==> flow/design.v <==
module Adder(
	input [31:0] in1,
	input [31:0] in2, 
	output [31:0] out);
	assign out = in1+in2;
endmodule 
module And(
	input a,
	input b,
	output c);
	assign c = a&b;
endmodule 
module BranchPC (
	input [31:0] pcPlus4,
	input [31:0] imm,
	output reg [31:0] branchPc);
	always @(pcPlus4 or imm) begin
		branchPc = pcPlus4 + (imm<<2);
	end
endmodule
module JumpPC(
	input [31:0] nextPc,
	input [31:0] inst,
	output reg [31:0] jumpPc);
	always @(nextPc or inst) begin
		jumpPc[1:0] = 2'b00;
		jumpPc[27:2] = inst[25:0];
		jumpPc[31:28] = nextPc[31:28];
	end 
endmodule 
module Mux5 (
	input [4:0] in1,
	input [4:0] in2, 
	input sel,
	output reg [4:0] out);
	always @(in1 or in2 or sel) begin
		if(sel == 0) begin out = in1; end
		else begin out = in2; end
	end
endmodule 
module Mux32 (
	input [31:0] in1,
	input [31:0] in2, 
	input sel,
	output reg [31:0] out);
	always @(in1 or in2 or sel) begin
		if(sel == 0) begin out = in1; end
		else begin out = in2; end
	end
endmodule 
module SignExtend16(
	input [15:0] in,
	output reg [31:0] out);
	always @(in) begin
		out[15:0] = in;
		out[31:16] = {16{in[15]}};
	end
endmodule
module ALU_Control(
	input [5:0] opcode,
	input [5:0] funct,
	output reg[5:0] CONTROL_ALU_BITS);
	always @(opcode or funct) begin
		case(opcode)
			6'b000000:  
				begin CONTROL_ALU_BITS = funct; end
			6'b001000:  
				begin CONTROL_ALU_BITS = 6'b100000; end
			6'b001001:  
				begin CONTROL_ALU_BITS = 6'b100001; end
			6'b001100:  
				begin CONTROL_ALU_BITS = 6'b100100; end
			6'b001101:  
				begin CONTROL_ALU_BITS = 6'b100101; end
			6'b001010:  
				begin CONTROL_ALU_BITS = 6'b101010; end
			6'b001011:  
				begin CONTROL_ALU_BITS = 6'b101011; end
			6'b001110:  
				begin CONTROL_ALU_BITS = 6'b100110; end
			6'b100000, 6'b100011, 6'b101000, 6'b101011:  
				begin CONTROL_ALU_BITS = 6'b100001; end
			6'b001111:  
				begin CONTROL_ALU_BITS = 6'b111000; end
			6'b000100:  
				begin CONTROL_ALU_BITS = 6'b110000; end
			6'b000101:  
				begin CONTROL_ALU_BITS = 6'b110001; end
			6'b000111:  
				begin CONTROL_ALU_BITS = 6'b110010; end
			6'b000110:  
				begin CONTROL_ALU_BITS = 6'b110011; end
			6'b000001:  
				begin CONTROL_ALU_BITS = funct; end
			default: CONTROL_ALU_BITS = 6'b111111;
		endcase
	end
endmodule
module ALU (
	input signed [31:0] in1,
	input signed [31:0] in2,
	input [5:0] CONTROL_ALU_BITS,
	output reg[31:0] out, 
	output reg zero);
	reg [31:0] unsigned_in1;
	reg [31:0] unsigned_in2;
	always @(in1 or in2 or CONTROL_ALU_BITS) begin
		unsigned_in1 = in1;
		unsigned_in2 = in2;
		out = 32'd0; zero = 1'b0;
		case(CONTROL_ALU_BITS) 
			6'b100000:    
				begin out = in1 + in2; zero = 1'b0; end
			6'b100001:    
				begin out = in1 + in2; zero = 1'b0; end 
			6'b100100:    
				begin out = in1 & in2; zero = 1'b0; end
			6'b100101:    
				begin out = in1 | in2; zero = 1'b0; end
			6'b100110:    
				begin out = in1 ^ in2; zero = 1'b0; end
			6'b100010:    
				begin out = in1 - in2; zero = 1'b0; end
			6'b100011:    
				begin out = in1 - in2; zero = 1'b0; end
			6'b000000, 6'b000100:    
				begin out = unsigned_in1 << unsigned_in2; zero = 1'b0; end
			6'b000011:    
				begin out = unsigned_in1 >> unsigned_in2; zero = 1'b0; end
			6'b000010:    
				begin out = unsigned_in1 >> unsigned_in2; zero = 1'b0; end
			6'b000110:    
				begin out = unsigned_in1 >> unsigned_in2; zero = 1'b0; end
			6'b101010:   
				begin if (in1<in2) begin out = 32'd1; end else begin out = 32'd0; end zero=1'b0; end
			6'b101011:    
				begin 
					if (unsigned_in1<unsigned_in2) begin out = 32'd1; end else begin out = 32'd0; end zero=1'b0; end
			6'b001000:  
				begin out = in1; zero=1'b0; end
			6'b111000:  
				begin out = {in2[15:0], 16'd0}; zero=1'b0; end
			6'b110000:  
				begin out = 32'd0; zero = in1 == in2; end
			6'b110001:  
				begin out = 32'd0; zero = in1 != in2; end
			6'b110010:  
				begin out = 32'd0; zero = in1 > 0; end
			6'b110011:  
				begin out = 32'd0; zero = in1 <= 0; end
			6'b110100:  
				begin out = 32'd0; zero = in1 >= 0; end
			6'b110101:  
				begin out = 32'd0; zero = in1 < 0; end
			default: begin out = 32'd0; zero = 1'b0; end
		endcase
	end
endmodule 
module RegisterFile(
	input Clk,
	input Rst,
	input [4:0] readReg1,
	input [4:0] readReg2,
	input [4:0] writeReg,
	input [31:0] writeData,
	input CONTROL_REG_WRITE,
	output reg[31:0] readData1,
	output reg[31:0] readData2);
	reg [31:0] memory[7:0];
	integer i;
	always @(posedge Clk) begin
		if (Rst) begin
			for (i = 0; i < 8; i = i + 1) memory[i] <= (i == 1) ? 32'h00000001 : 32'h00000000;
		end else if (CONTROL_REG_WRITE == 1) begin
			memory[writeReg[2:0]] <= writeData;
		end
	end
	always @(*) begin
		readData1 = memory[readReg1[2:0]];
		readData2 = memory[readReg2[2:0]];
	end
endmodule 
module Core
(
  input Clk,
  input Rst,
  input [31:0] instruction,
  input [31:0] regData1,
  input [31:0] regData2,
  input [31:0] ramOutput,
  output reg CONTROL_REG_WRITE,
  output reg CONTROL_MEM_READ,
  output reg CONTROL_MEM_WRITE,
  output reg CONTROL_BRANCH,
  output reg [4:0] readReg1,
  output reg [4:0] readReg2,
  output [4:0] writeReg,
  output [31:0] aluOutput,
  output [31:0] writeRegData,
  output reg [31:0] PC
);
	reg CONTROL_REG_DST, CONTROL_ALU_SRC, CONTROL_MEM_TO_REG;
	reg CONTROL_JUMP, CONTROL_JUMP_REGISTER, CONTROL_LINK;
	wire CONTROL_BRANCH_SELECT;
	wire [5:0] CONTROL_ALU_BITS;
	reg [5:0] funct;
	wire [31:0] aluInput1;
	wire [31:0] aluInput2;
	wire aluZero;
	wire [31:0] pcPlus4;
	wire [31:0] jumpPc;
	wire [31:0] branchPc;
	wire [31:0] afterBranchPc;
	wire [31:0] nextPc;
	wire [31:0] afterJumpPc;
	reg [5:0]opcode;reg [4:0]s;reg [4:0]t;reg [4:0]d;reg [15:0]immediate;reg [4:0] shift;
	wire [31:0] signExtendedImmediate;
	Mux5 writeRegMux(t, d, CONTROL_REG_DST, writeReg);
	Mux32 alu1Mux(regData1, 32'd0, 1'b0, aluInput1);
	Mux32 alu2Mux(regData2, signExtendedImmediate, CONTROL_ALU_SRC, aluInput2);
	SignExtend16 immSignExtend(immediate, signExtendedImmediate);
	ALU_Control aluControl(opcode, funct, CONTROL_ALU_BITS);
	ALU alu(aluInput1, aluInput2, CONTROL_ALU_BITS, aluOutput, aluZero);
	wire [31:0] tempPc = PC;
	wire [31:0] tempIns = instruction;
	Adder pcAdder(tempPc, 32'h00000004, pcPlus4);
	JumpPC gettingJumpPc(pcPlus4, tempIns, jumpPc);
	BranchPC gettingBranchPc(pcPlus4, signExtendedImmediate, branchPc);
	And branchAnd(aluZero, CONTROL_BRANCH, CONTROL_BRANCH_SELECT);
	Mux32 branchSelectPC(pcPlus4, branchPc, CONTROL_BRANCH_SELECT, afterBranchPc);
	Mux32 jumpSelectPC(afterBranchPc, jumpPc, CONTROL_JUMP, afterJumpPc);
	Mux32 jumpRegisterSelectPC(afterJumpPc, aluOutput, CONTROL_JUMP_REGISTER, nextPc);
	wire[31:0] afterMemOutput;
	Mux32 writeRegDataMux(aluOutput, ramOutput, CONTROL_MEM_TO_REG, afterMemOutput);
	Mux32 writeLinkPCMux(afterMemOutput, pcPlus4, CONTROL_LINK, writeRegData);
	always @(posedge Clk) begin
		if (Rst) PC <= 32'h00000000;
		else PC <= nextPc;
	end
	always @(*) begin
		opcode = instruction[31:26];
		s = instruction[25:21];
		readReg1 = instruction[25:21];
		readReg2 = instruction[20:16];
		t = instruction[20:16];
		d = instruction[15:11];
		immediate = instruction[15:0];
		shift = instruction[10:6];
		funct = instruction[5:0];
		CONTROL_REG_DST = 0;
		CONTROL_ALU_SRC = 0;
		CONTROL_REG_WRITE = 0;
		CONTROL_MEM_TO_REG = 0;
		CONTROL_MEM_READ = 0;
		CONTROL_MEM_WRITE = 0;
		CONTROL_BRANCH = 0;
		CONTROL_JUMP = 0;
		CONTROL_LINK = 0;
		CONTROL_JUMP_REGISTER = 0;
		case(opcode)
			6'b000000:  begin      
				CONTROL_REG_DST = 1;
				if(funct == 6'b001000) begin CONTROL_JUMP_REGISTER = 1'b1; CONTROL_REG_WRITE = 1'b0; end
				else begin CONTROL_JUMP_REGISTER = 1'b0; CONTROL_REG_WRITE = 1'b1; end
				end
			6'b001000, 6'b001001, 6'b001100, 6'b001101, 6'b001010, 6'b001011, 6'b001110:  begin      
				CONTROL_ALU_SRC = 1;
				CONTROL_REG_WRITE = 1;
				end
			6'b100000, 6'b100011: begin   
				CONTROL_ALU_SRC = 1;
				CONTROL_REG_WRITE = 1;
				CONTROL_MEM_TO_REG = 1;
				CONTROL_MEM_READ = 1;
				end
			6'b101000, 6'b101011: begin   
				CONTROL_ALU_SRC = 1;
				CONTROL_MEM_WRITE = 1;
				end
			6'b001111: begin   
				CONTROL_ALU_SRC = 1;
				CONTROL_REG_WRITE = 1;
				end
			6'b000010: begin   
				CONTROL_JUMP = 1;
				end
			6'b000011: begin  
				d = 5'h1f;
				CONTROL_REG_DST = 1;
				CONTROL_REG_WRITE = 1;
				CONTROL_JUMP = 1;
				CONTROL_LINK = 1;
				end
			6'b000100, 6'b000111, 6'b000110, 6'b000101: begin  
				CONTROL_BRANCH = 1;
				end
			6'b000001: begin  
				funct = 6'b111111;
				if (t==5'b00000) begin CONTROL_BRANCH = 1; funct=6'b110100; end
				if (t==5'b10000) begin CONTROL_BRANCH = 1; CONTROL_LINK = 1; CONTROL_REG_WRITE = 1; CONTROL_REG_DST = 1; d = 5'h1f; funct=6'b110100; end
				if (t==5'b00001) begin CONTROL_BRANCH = 1; funct=6'b110101; end
				if (t==5'b10001) begin CONTROL_BRANCH = 1; CONTROL_LINK = 1; CONTROL_REG_WRITE = 1; CONTROL_REG_DST = 1; d = 5'h1f; funct=6'b110101; end
				end
			default: ;
		endcase
	end
endmodule
module mips_cpu (
  input         clk,
  input         rst,
  output [31:0] imem_addr,
  input  [31:0] imem_rdata,
  output [31:0] dmem_addr,
  output [31:0] dmem_wdata,
  output        dmem_we,
  output        dmem_re,
  input  [31:0] dmem_rdata,
  output        reg_we,
  output [4:0]  reg_waddr,
  output [31:0] reg_wdata
);
  wire [4:0] readReg1, readReg2;
  wire [31:0] regData1, regData2;
  wire branch;
  RegisterFile register(clk, rst, readReg1, readReg2, reg_waddr, reg_wdata, reg_we, regData1, regData2);
  Core core(clk, rst, imem_rdata, regData1, regData2, dmem_rdata, reg_we, dmem_re, dmem_we,
    branch, readReg1, readReg2, reg_waddr, dmem_addr, reg_wdata, imem_addr);
  assign dmem_wdata = regData2;
endmodule
==> Reports on mips_cpu <==
Module mips_cpu before and after one edit of its RTL, step after step.
"orig" refers to lines of the RTL above, "edited" to lines of the edited file.
"delta" is "edited" less "orig", of the values as shown; "rel_change_pct" is that difference over "orig", in percent.
Cell names lack the library's common part.
{ "design": {"top": "mips_cpu", "clock": "clk", "cell_library": "sky130hd", "lib_corner": "tt_025C_1v80"} }

==> Diff <==
Unified diff, file above to edited file.
The edited RTL no longer does the same as the RTL above: the edit was made by script, with no optimisation intended.
begin of diff
@@ -172,5 +172,5 @@
 		if (Rst) begin
 			for (i = 0; i < 8; i = i + 1) memory[i] <= (i == 1) ? 32'h00000001 : 32'h00000000;
-		end else if (CONTROL_REG_WRITE == 1) begin
+		end else begin
 			memory[writeReg[2:0]] <= writeData;
 		end
end of diff

==> Elaborated design <==
Counts by Yosys on the flattened word-level netlist (proc, flatten, opt, wreduce; memories kept). Register bits leave out memories and registers merged into their read ports (data or address); mux counts leave out enables and synchronous resets folded into registers. Print and check cells are left out.
Memory sizes are those after Yosys's memory passes, which may raise the word count (mostly to a power of two), join words into wider ones and drop unused or constant bits.
{ "word_totals": {"columns": ["element", "orig", "edited", "delta", "rel_change_pct"], "rows": [
  ["regBits", 32, 32, 0, 0.00],
  ["latch_bits", 0, 0, 0, null],
  ["ramBits", 256, 256, 0, 0.00],
  ["mem_bits_ro", 0, 0, 0, null],
  ["n_memories", 1, 1, 0, 0.00],
  ["in_bits", 66, 66, 0, 0.00],
  ["elab_cells", 124, 121, -3, -2.42]
]} }
{ "op_classes": {"columns": ["element", "orig", "edited", "delta", "rel_change_pct"], "rows": [
  ["add_sub_neg", 4, 4, 0, 0.00],
  ["mul", 0, 0, 0, null],
  ["n_div", 0, 0, 0, null],
  ["n_cmp", 6, 6, 0, 0.00],
  ["n_eq", 46, 46, 0, 0.00],
  ["shifts", 2, 2, 0, 0.00],
  ["n_mux", 44, 41, -3, -6.82],
  ["bitwise", 4, 4, 0, 0.00],
  ["reduce_logical", 16, 16, 0, 0.00]
]} }
{ "ops": {"columns": ["operator", "orig", "edited", "delta", "rel_change_pct"], "rows": [
  ["1-bit 2-to-1 mux", 18, 17, -1, -5.56],
  ["32-bit 2-to-1 mux", 8, 7, -1, -12.50],
  ["3-bit 2-to-1 mux", 2, 1, -1, -50.00],
  ["6-bit equality test (second input constant)", 20, 20, 0, 0.00],
  ["6-bit by 4-bit equality test with 1-bit output (second input constant)", 10, 10, 0, 0.00],
  ["2-bit OR reduction", 8, 8, 0, 0.00],
  ["6-bit by 3-bit equality test with 1-bit output (second input constant)", 6, 6, 0, 0.00],
  ["6-bit by 2-bit equality test with 1-bit output (second input constant)", 4, 4, 0, 0.00],
  ["4-bit 2-to-1 mux", 4, 4, 0, 0.00],
  ["5-bit 2-to-1 mux", 3, 3, 0, 0.00],
  ["1-bit parallel mux with 2-bit select", 3, 3, 0, 0.00],
  ["32-bit adder", 2, 2, 0, 0.00],
  ["5-bit equality test (second input constant)", 2, 2, 0, 0.00],
  ["6-bit logical NOT", 2, 2, 0, 0.00],
  ["32-bit < comparator", 2, 2, 0, 0.00],
  ["32-bit by 3-bit adder with 32-bit output (second input constant)", 1, 1, 0, 0.00],
  ["1-bit bitwise AND", 1, 1, 0, 0.00],
  ["32-bit bitwise AND", 1, 1, 0, 0.00],
  ["32-bit equality test", 1, 1, 0, 0.00],
  ["5-bit by 1-bit equality test with 1-bit output (second input constant)", 1, 1, 0, 0.00],
  ["6-bit by 1-bit equality test with 1-bit output (second input constant)", 1, 1, 0, 0.00],
  ["32-bit by 1-bit greater-or-equal comparator with 1-bit output (second input constant)", 1, 1, 0, 0.00],
  ["32-bit by 1-bit > comparator with 1-bit output (second input constant)", 1, 1, 0, 0.00],
  ["32-bit by 1-bit <= comparator with 1-bit output (second input constant)", 1, 1, 0, 0.00],
  ["5-bit logical NOT", 1, 1, 0, 0.00],
  ["32-bit by 1-bit < comparator with 1-bit output (second input constant)", 1, 1, 0, 0.00],
  ["6-bit 2-to-1 mux", 1, 1, 0, 0.00],
  ["32-bit inequality test", 1, 1, 0, 0.00]
]} }
The list need not be complete.

==> Depth <==
Yosys ltp: most cells in a row. Word level: on the elaborated netlist, between registers, memories and ports. Mapped: between sequential cells and ports; inverters and the memories' decode and read muxes count.
{ "logic_depth": {"columns": ["element", "orig", "edited", "delta", "rel_change_pct"], "rows": [
  ["depth_word", 14, 13, -1, -7.14],
  ["abc_area", "0", "0", null, null],
  ["depth_mapped", 25, 25, 0, 0.00],
  ["mapped_depth_nobuf", 20, 20, 0, 0.00]
]} }

==> Synthesis result <==
Source: synth_stat.txt of the flow (Yosys; design flattened, memories mapped). It holds for the ABC_AREA given above (unset counts as 0); a run with the other value may have another netlist.
{ "types": {"columns": ["type", "orig", "edited", "delta", "rel_change_pct"], "rows": [
  ["and2_1", 81, 25, -56, -69.14],
  ["nand2_1", 229, 283, 54, 23.58],
  ["buf_2", 44, 92, 48, 109.09],
  ["clkbuf_1", 161, 116, -45, -27.95],
  ["nor2_1", 377, 417, 40, 10.61],
  ["o211ai_1", 85, 51, -34, -40.00],
  ["o22ai_1", 34, 67, 33, 97.06],
  ["a21oi_1", 197, 222, 25, 12.69],
  ["nand4_1", 45, 21, -24, -53.33],
  ["o31ai_1", 12, 34, 22, 183.33],
  ["a21o_1", 24, 45, 21, 87.50],
  ["buf_4", 9, 30, 21, 233.33],
  ["buf_1", 29, 9, -20, -68.97],
  ["o32ai_1", 6, 23, 17, 283.33],
  ["or3_1", 40, 26, -14, -35.00],
  ["a22o_1", 16, 2, -14, -87.50],
  ["mux4_2", 96, 85, -11, -11.46],
  ["a2111oi_0", 24, 13, -11, -45.83]
]} }
The list need not be complete.
{ "mapped": {"columns": ["element", "orig", "edited", "delta", "rel_change_pct"], "rows": [
  ["cell_count", 3253, 3340, 87, 2.67],
  ["synth_area_mm2", 0.028665, 0.0293256, 0.0006606, 2.30],
  ["flip_flops", 288, 288, 0, 0.00],
  ["buffers", 255, 264, 9, 3.53]
]} }
The figures by module come from a second, unflattened synthesis with its own total; it is not the netlist above.
{ "hier_totals": {"columns": ["element", "orig", "edited", "delta", "rel_change_pct"], "rows": [
  ["cells_unflattened", 3166, 3109, -57, -1.80],
  ["hier_area_mm2", 0.0319194, 0.032017, 0.0000976, 0.31]
]} }
Each row is one instance without its submodules.
{ "by_module_orig": {"columns": ["module", "n_inst", "cells", "area_mm2", "mod_seq_area_mm2"], "rows": [
  ["RegisterFile", 1, 843, 0.0136418, 0.0076874],
  ["ALU", 1, 1404, 0.0093027, 0],
  ["Mux32", 7, 36, 0.0005443, 0],
  ["BranchPC", 1, 225, 0.0015853, 0],
  ["Adder", 1, 202, 0.0014989, 0],
  ["Core", 1, 125, 0.0012237, 0.0006406],
  ["ALU_Control", 1, 44, 0.0003103, 0],
  ["JumpPC", 1, 33, 0.000244, 0],
  ["SignExtend16", 1, 32, 0.0002402, 0],
  ["Mux5", 1, 5, 0.0000563, 0],
  ["And", 1, 1, 0.0000063, 0],
  ["mips_cpu", 1, 0, 0, 0]
]} }
{ "by_module_edited": {"columns": ["module", "n_inst", "cells", "area_mm2", "mod_seq_area_mm2"], "rows": [
  ["RegisterFile", 1, 788, 0.0137294, 0.0076874],
  ["ALU", 1, 1404, 0.0093027, 0],
  ["Mux32", 7, 36, 0.0005443, 0],
  ["BranchPC", 1, 225, 0.0015853, 0],
  ["Adder", 1, 202, 0.0014989, 0],
  ["Core", 1, 123, 0.0012337, 0.0006406],
  ["ALU_Control", 1, 44, 0.0003103, 0],
  ["JumpPC", 1, 33, 0.000244, 0],
  ["SignExtend16", 1, 32, 0.0002402, 0],
  ["Mux5", 1, 5, 0.0000563, 0],
  ["And", 1, 1, 0.0000063, 0],
  ["mips_cpu", 1, 0, 0, 0]
]} }

==> Path before layout <==
OpenSTA on the mapped netlist: ideal clock, no wires. The path of least setup slack (recovery checks aside). Input and output delay are each 20% of the period. Register names are those of the netlist, which keeps one name where synthesis merged equal registers.
{ "synth_timing": {"columns": ["element", "orig", "edited", "delta", "rel_change_pct"], "rows": [
  ["path_type", "input-to-output", "input-to-output", null, null],
  ["from", "in imem_rdata[16]", "in imem_rdata[16]", null, null],
  ["to", "out reg_wdata[26]", "out reg_wdata[28]", null, null],
  ["period_ns", 10.5, 10.5, 0.0, 0.00],
  ["in_delay_ns", 2.100, 2.100, 0.000, 0.00],
  ["out_delay_ns", 2.100, 2.100, 0.000, 0.00],
  ["launch_ns", 2.100, 2.100, 0.000, 0.00],
  ["arrival_time_ns", 7.435, 7.361, -0.074, -1.00],
  ["setup_slack_ns", 0.965, 1.039, 0.074, null],
  ["delay_ns", 5.335, 5.261, -0.074, -1.39],
  ["driving_pins", 22, 22, 0, 0.00],
  ["period_less_setup_slack_ns", 9.535, 9.461, -0.074, -0.78]
]} }
"delay_ns" is the arrival time less input delay plus setup time.
A path that ends at an output port has no setup time.
"driving_pins": output pins that drive a net of the path, with the launching flip-flop's if there is one; two outputs of one cell count as two.
"period_less_setup_slack_ns" is the clock period less the worst setup slack; recovery checks do not enter. This is arithmetic on one report: input and output delays are still those of the set period (20% each).
The rows between start and end are the longest chain of elaborated cells between them; the timing report does not say that the signal goes this way. Where chains are equally long, one stands for them.
Each line given opens the expression or statement behind the cell; cells for indexed reads and writes are added by Yosys, which also makes memories of some case tables.
{ "synth_via_orig": {"path_cell_list": "buf_6 buf_6 buf_4 buf_4 buf_4 mux4_2 mux2i_1 nand2_1 o21ai_0 clkbuf_1 ha_1 clkbuf_1 a21oi_1 o31a_1 nand3b_1 a2111oi_0 o211ai_1 a221oi_1 mux2_2 a211o_1 mux2i_1 nand2_1", "elab_chain_cells": 12, "cells_between": 45, "classes_between": "2 x add/sub; 18 x eq/ne; 2 x shift; 13 x mux; 3 x logic; 6 x reduce/logical; 1 x memory"} }
{ "synth_lines_orig": {"columns": ["element", "line_no", "source"], "rows": [
  ["start, declared", 312, "input  [31:0] imem_rdata,"],
  ["5-bit logical NOT", 299, "if (t==5'b00000) begin CONTROL_BRANCH = 1; funct=6'b110100; end"],
  ["4-bit 2-to-1 mux", 299, null],
  ["4-bit 2-to-1 mux", 300, "if (t==5'b10000) begin CONTROL_BRANCH = 1; CONTROL_LINK = 1; CONTROL_REG_WRITE = 1; CONTROL_REG_DST = 1; d = 5 ..."],
  ["4-bit 2-to-1 mux", 301, "if (t==5'b00001) begin CONTROL_BRANCH = 1; funct=6'b110101; end"],
  ["4-bit 2-to-1 mux", 302, "if (t==5'b10001) begin CONTROL_BRANCH = 1; CONTROL_LINK = 1; CONTROL_REG_WRITE = 1; CONTROL_REG_DST = 1; d = 5 ..."],
  ["6-bit 2-to-1 mux", 260, "case(opcode)"],
  ["6-bit parallel mux with 13-bit select", 64, "case(opcode)"],
  ["6-bit by 3-bit equality test with 1-bit output", 111, "case(CONTROL_ALU_BITS)"],
  ["3-bit OR reduction", null, null],
  ["32-bit parallel mux with 11-bit select", 111, null],
  ["32-bit 2-to-1 mux x2", 47, "if(sel == 0) begin out = in1; end"],
  ["end, declared", 320, "output [31:0] reg_wdata"]
]} }
Nets of the timed path that keep an RTL name, with a line that drives or declares them; the list need not be complete.
{ "synth_nets_orig": {"columns": ["signal", "line_no"], "rows": [
  ["dmem_addr[26]", 111]
]} }
{ "synth_via_edited": {"path_cell_list": "buf_6 buf_8 buf_6 buf_6 buf_6 buf_1 mux4_2 mux2_2 o21ai_0 ha_1 clkbuf_1 a21o_1 a21o_1 a221oi_1 o21a_1 o31ai_1 a21oi_1 a21oi_1 mux2_2 or4_1 o22ai_2 nand2_1", "cells_between": 45, "classes_between": "2 x add/sub; 18 x eq/ne; 2 x shift; 13 x mux; 3 x logic; 6 x reduce/logical; 1 x memory"} }
{ "synth_lines_edited": {"columns": ["element", "line_no", "source"], "rows": [
  ["start, declared", 312, "input  [31:0] imem_rdata,"],
  ["end, declared", 320, "output [31:0] reg_wdata"]
]} }
edited: Chain of elaborated cells between the ends: none given.
{ "synth_nets_edited": {"columns": ["signal", "line_no", "source"], "rows": [
  ["dmem_wdata[19]", 180, "readData2 = memory[readReg2[2:0]];"]
]} }

==> Worst path after layout <==
From the final timing report of each run of set A: the path of least setup slack in the routed layout; clock arrival at registers is part of the times.
{ "layout_timing": {"columns": ["element", "orig", "edited", "delta", "rel_change_pct"], "rows": [
  ["path_type", "input-to-output", "input-to-output", null, null],
  ["from", "in imem_rdata[16]", "in imem_rdata[30]", null, null],
  ["to", "out reg_wdata[26]", "out reg_wdata[25]", null, null],
  ["period_ns", 10.5, 10.5, 0.0, 0.00],
  ["in_delay_ns", 2.10, 2.10, 0.00, 0.00],
  ["out_delay_ns", 2.10, 2.10, 0.00, 0.00],
  ["launch_ns", 2.10, 2.10, 0.00, 0.00],
  ["arrival_time_ns", 8.27, 8.44, 0.17, 2.06],
  ["setup_slack_ns", 0.13, -0.04, -0.17, null],
  ["driving_pins", 22, 18, -4, -18.18]
]} }
The rows between start and end are the longest chain of elaborated cells between them; the timing report does not say that the signal goes this way. Where chains are equally long, one stands for them.
{ "layout_via_orig": {"path_cell_list": "buf_8 buf_4 mux4_2 mux2i_2 buf_4 nand2_1 o21ai_1 ha_1 buf_4 a21oi_1 o31a_1 nand3b_1 a2111oi_2 buf_4 o211ai_1 a221oi_1 mux2_2 a211o_1 mux2i_4 buf_4 nand2_1 clkdlybuf4s50_1", "elab_chain_cells": 12, "cells_between": 45, "classes_between": "2 x add/sub; 18 x eq/ne; 2 x shift; 13 x mux; 3 x logic; 6 x reduce/logical; 1 x memory"} }
{ "layout_lines_orig": {"columns": ["element", "line_no", "source"], "rows": [
  ["start, declared", 312, "input  [31:0] imem_rdata,"],
  ["5-bit logical NOT", 299, "if (t==5'b00000) begin CONTROL_BRANCH = 1; funct=6'b110100; end"],
  ["4-bit 2-to-1 mux", 299, null],
  ["4-bit 2-to-1 mux", 300, "if (t==5'b10000) begin CONTROL_BRANCH = 1; CONTROL_LINK = 1; CONTROL_REG_WRITE = 1; CONTROL_REG_DST = 1; d = 5 ..."],
  ["4-bit 2-to-1 mux", 301, "if (t==5'b00001) begin CONTROL_BRANCH = 1; funct=6'b110101; end"],
  ["4-bit 2-to-1 mux", 302, "if (t==5'b10001) begin CONTROL_BRANCH = 1; CONTROL_LINK = 1; CONTROL_REG_WRITE = 1; CONTROL_REG_DST = 1; d = 5 ..."],
  ["6-bit 2-to-1 mux", 260, "case(opcode)"],
  ["6-bit parallel mux with 13-bit select", 64, "case(opcode)"],
  ["6-bit by 3-bit equality test with 1-bit output", 111, "case(CONTROL_ALU_BITS)"],
  ["3-bit OR reduction", null, null],
  ["32-bit parallel mux with 11-bit select", 111, null],
  ["32-bit 2-to-1 mux x2", 47, "if(sel == 0) begin out = in1; end"],
  ["end, declared", 320, "output [31:0] reg_wdata"]
]} }
{ "layout_via_edited": {"path_cell_list": "clkdlybuf4s50_1 buf_4 or3b_1 o41ai_4 buf_4 buf_12 buf_4 or3_1 a21oi_1 o32ai_1 nor2_1 o311ai_0 o311ai_0 buf_4 nand3_1 mux2i_4 nand2_1 clkdlybuf4s50_1", "elab_chain_cells": 8, "cells_between": 59, "classes_between": "2 x add/sub; 33 x eq/ne; 2 x shift; 9 x mux; 3 x logic; 10 x reduce/logical"} }
{ "layout_lines_edited": {"columns": ["element", "line_no", "source"], "rows": [
  ["start, declared", 312, "input  [31:0] imem_rdata,"],
  ["6-bit equality test", 260, "case(opcode)"],
  ["12-bit OR reduction", null, null],
  ["1-bit 2-to-1 mux", 260, null],
  ["32-bit 2-to-1 mux", 47, "if(sel == 0) begin out = in1; end"],
  ["32-bit subtractor", 125, "begin out = in1 - in2; zero = 1'b0; end"],
  ["32-bit parallel mux with 11-bit select", 111, "case(CONTROL_ALU_BITS)"],
  ["32-bit 2-to-1 mux x2", 47, null],
  ["end, declared", 320, "output [31:0] reg_wdata"]
]} }

==> Layout results <==
Runs of the flow (Yosys, OpenROAD) on both versions; the two runs of a pair have the same settings. The constraints put input and output delay at 20% of the set period each and load the outputs with 0.01 pF.
{ "settings_set_A": {"CORE_UTILIZATION": 40, "PLACE_DENSITY": 0.6, "period_ns": 10.5, "CAP_MARGIN": 20, "CORE_MARGIN": 2, "SLEW_MARGIN": 20} }
{ "results_set_A": {"columns": ["element", "orig", "edited", "delta", "rel_change_pct"], "rows": [
  ["synth_chip_area_mm2", 0.028665, 0.0293256, 0.0006606, 2.30],
  ["die_footprint_mm2", 0.0738209, 0.0754958, 0.0016749, 2.27],
  ["final_stdcell_area_mm2", 0.0344831, 0.0345794, 0.0000963, 0.28],
  ["util_pct", 48.4, 47.6, -0.8, null],
  ["worst_setup_slack_ns", 0.134, -0.036, -0.170, null],
  ["final_setup_tns_ns", 0.000, -0.036, -0.036, null],
  ["timing.hold.ws_ns", 0.533, 0.631, 0.098, null],
  ["power_total_w", 0.004778, 0.004971, 0.000193, 4.04],
  ["timing.achieved_period_ns", 10.366, 10.536, 0.170, 1.64]
]} }
{ "settings_set_B": {"CAP_MARGIN": 35, "CORE_ASPECT_RATIO": 1.77, "CORE_UTILIZATION": 19, "CTS_CLUSTER_DIAMETER": 92, "CTS_CLUSTER_SIZE": 49, "GPL_ROUTABILITY_DRIVEN": 0, "GPL_TIMING_DRIVEN": 1, "MIN_ROUTING_LAYER": "met1", "PLACE_DENSITY_LB_ADDON": 0.1, "SLEW_MARGIN": 15, "period_ns": 6.38, "CORE_MARGIN": 2} }
{ "results_set_B": {"columns": ["element", "orig", "edited", "delta", "rel_change_pct"], "rows": [
  ["synth_chip_area_mm2", 0.028665, 0.0293256, 0.0006606, 2.30],
  ["die_footprint_mm2", 0.154117, 0.157631, 0.003514, 2.28],
  ["final_stdcell_area_mm2", 0.0490433, 0.0480411, -0.0010022, -2.04],
  ["util_pct", 32.7, 31.4, -1.3, null],
  ["worst_setup_slack_ns", -0.781, -0.674, 0.107, null],
  ["final_setup_tns_ns", -23.564, -20.362, 3.202, null],
  ["timing.hold.ws_ns", 0.604, 0.657, 0.053, null],
  ["power_total_w", 0.009501, 0.009566, 0.000065, 0.68],
  ["timing.achieved_period_ns", 7.161, 7.054, -0.107, -1.49]
]} }
"timing.achieved_period_ns" is the run's clock period less its worst setup slack. It is reckoned from that one timing run; input and output delays stay at 20% of the period that was set.
"power_total_w": no workload was simulated; the value follows from the tool's default switching activity.
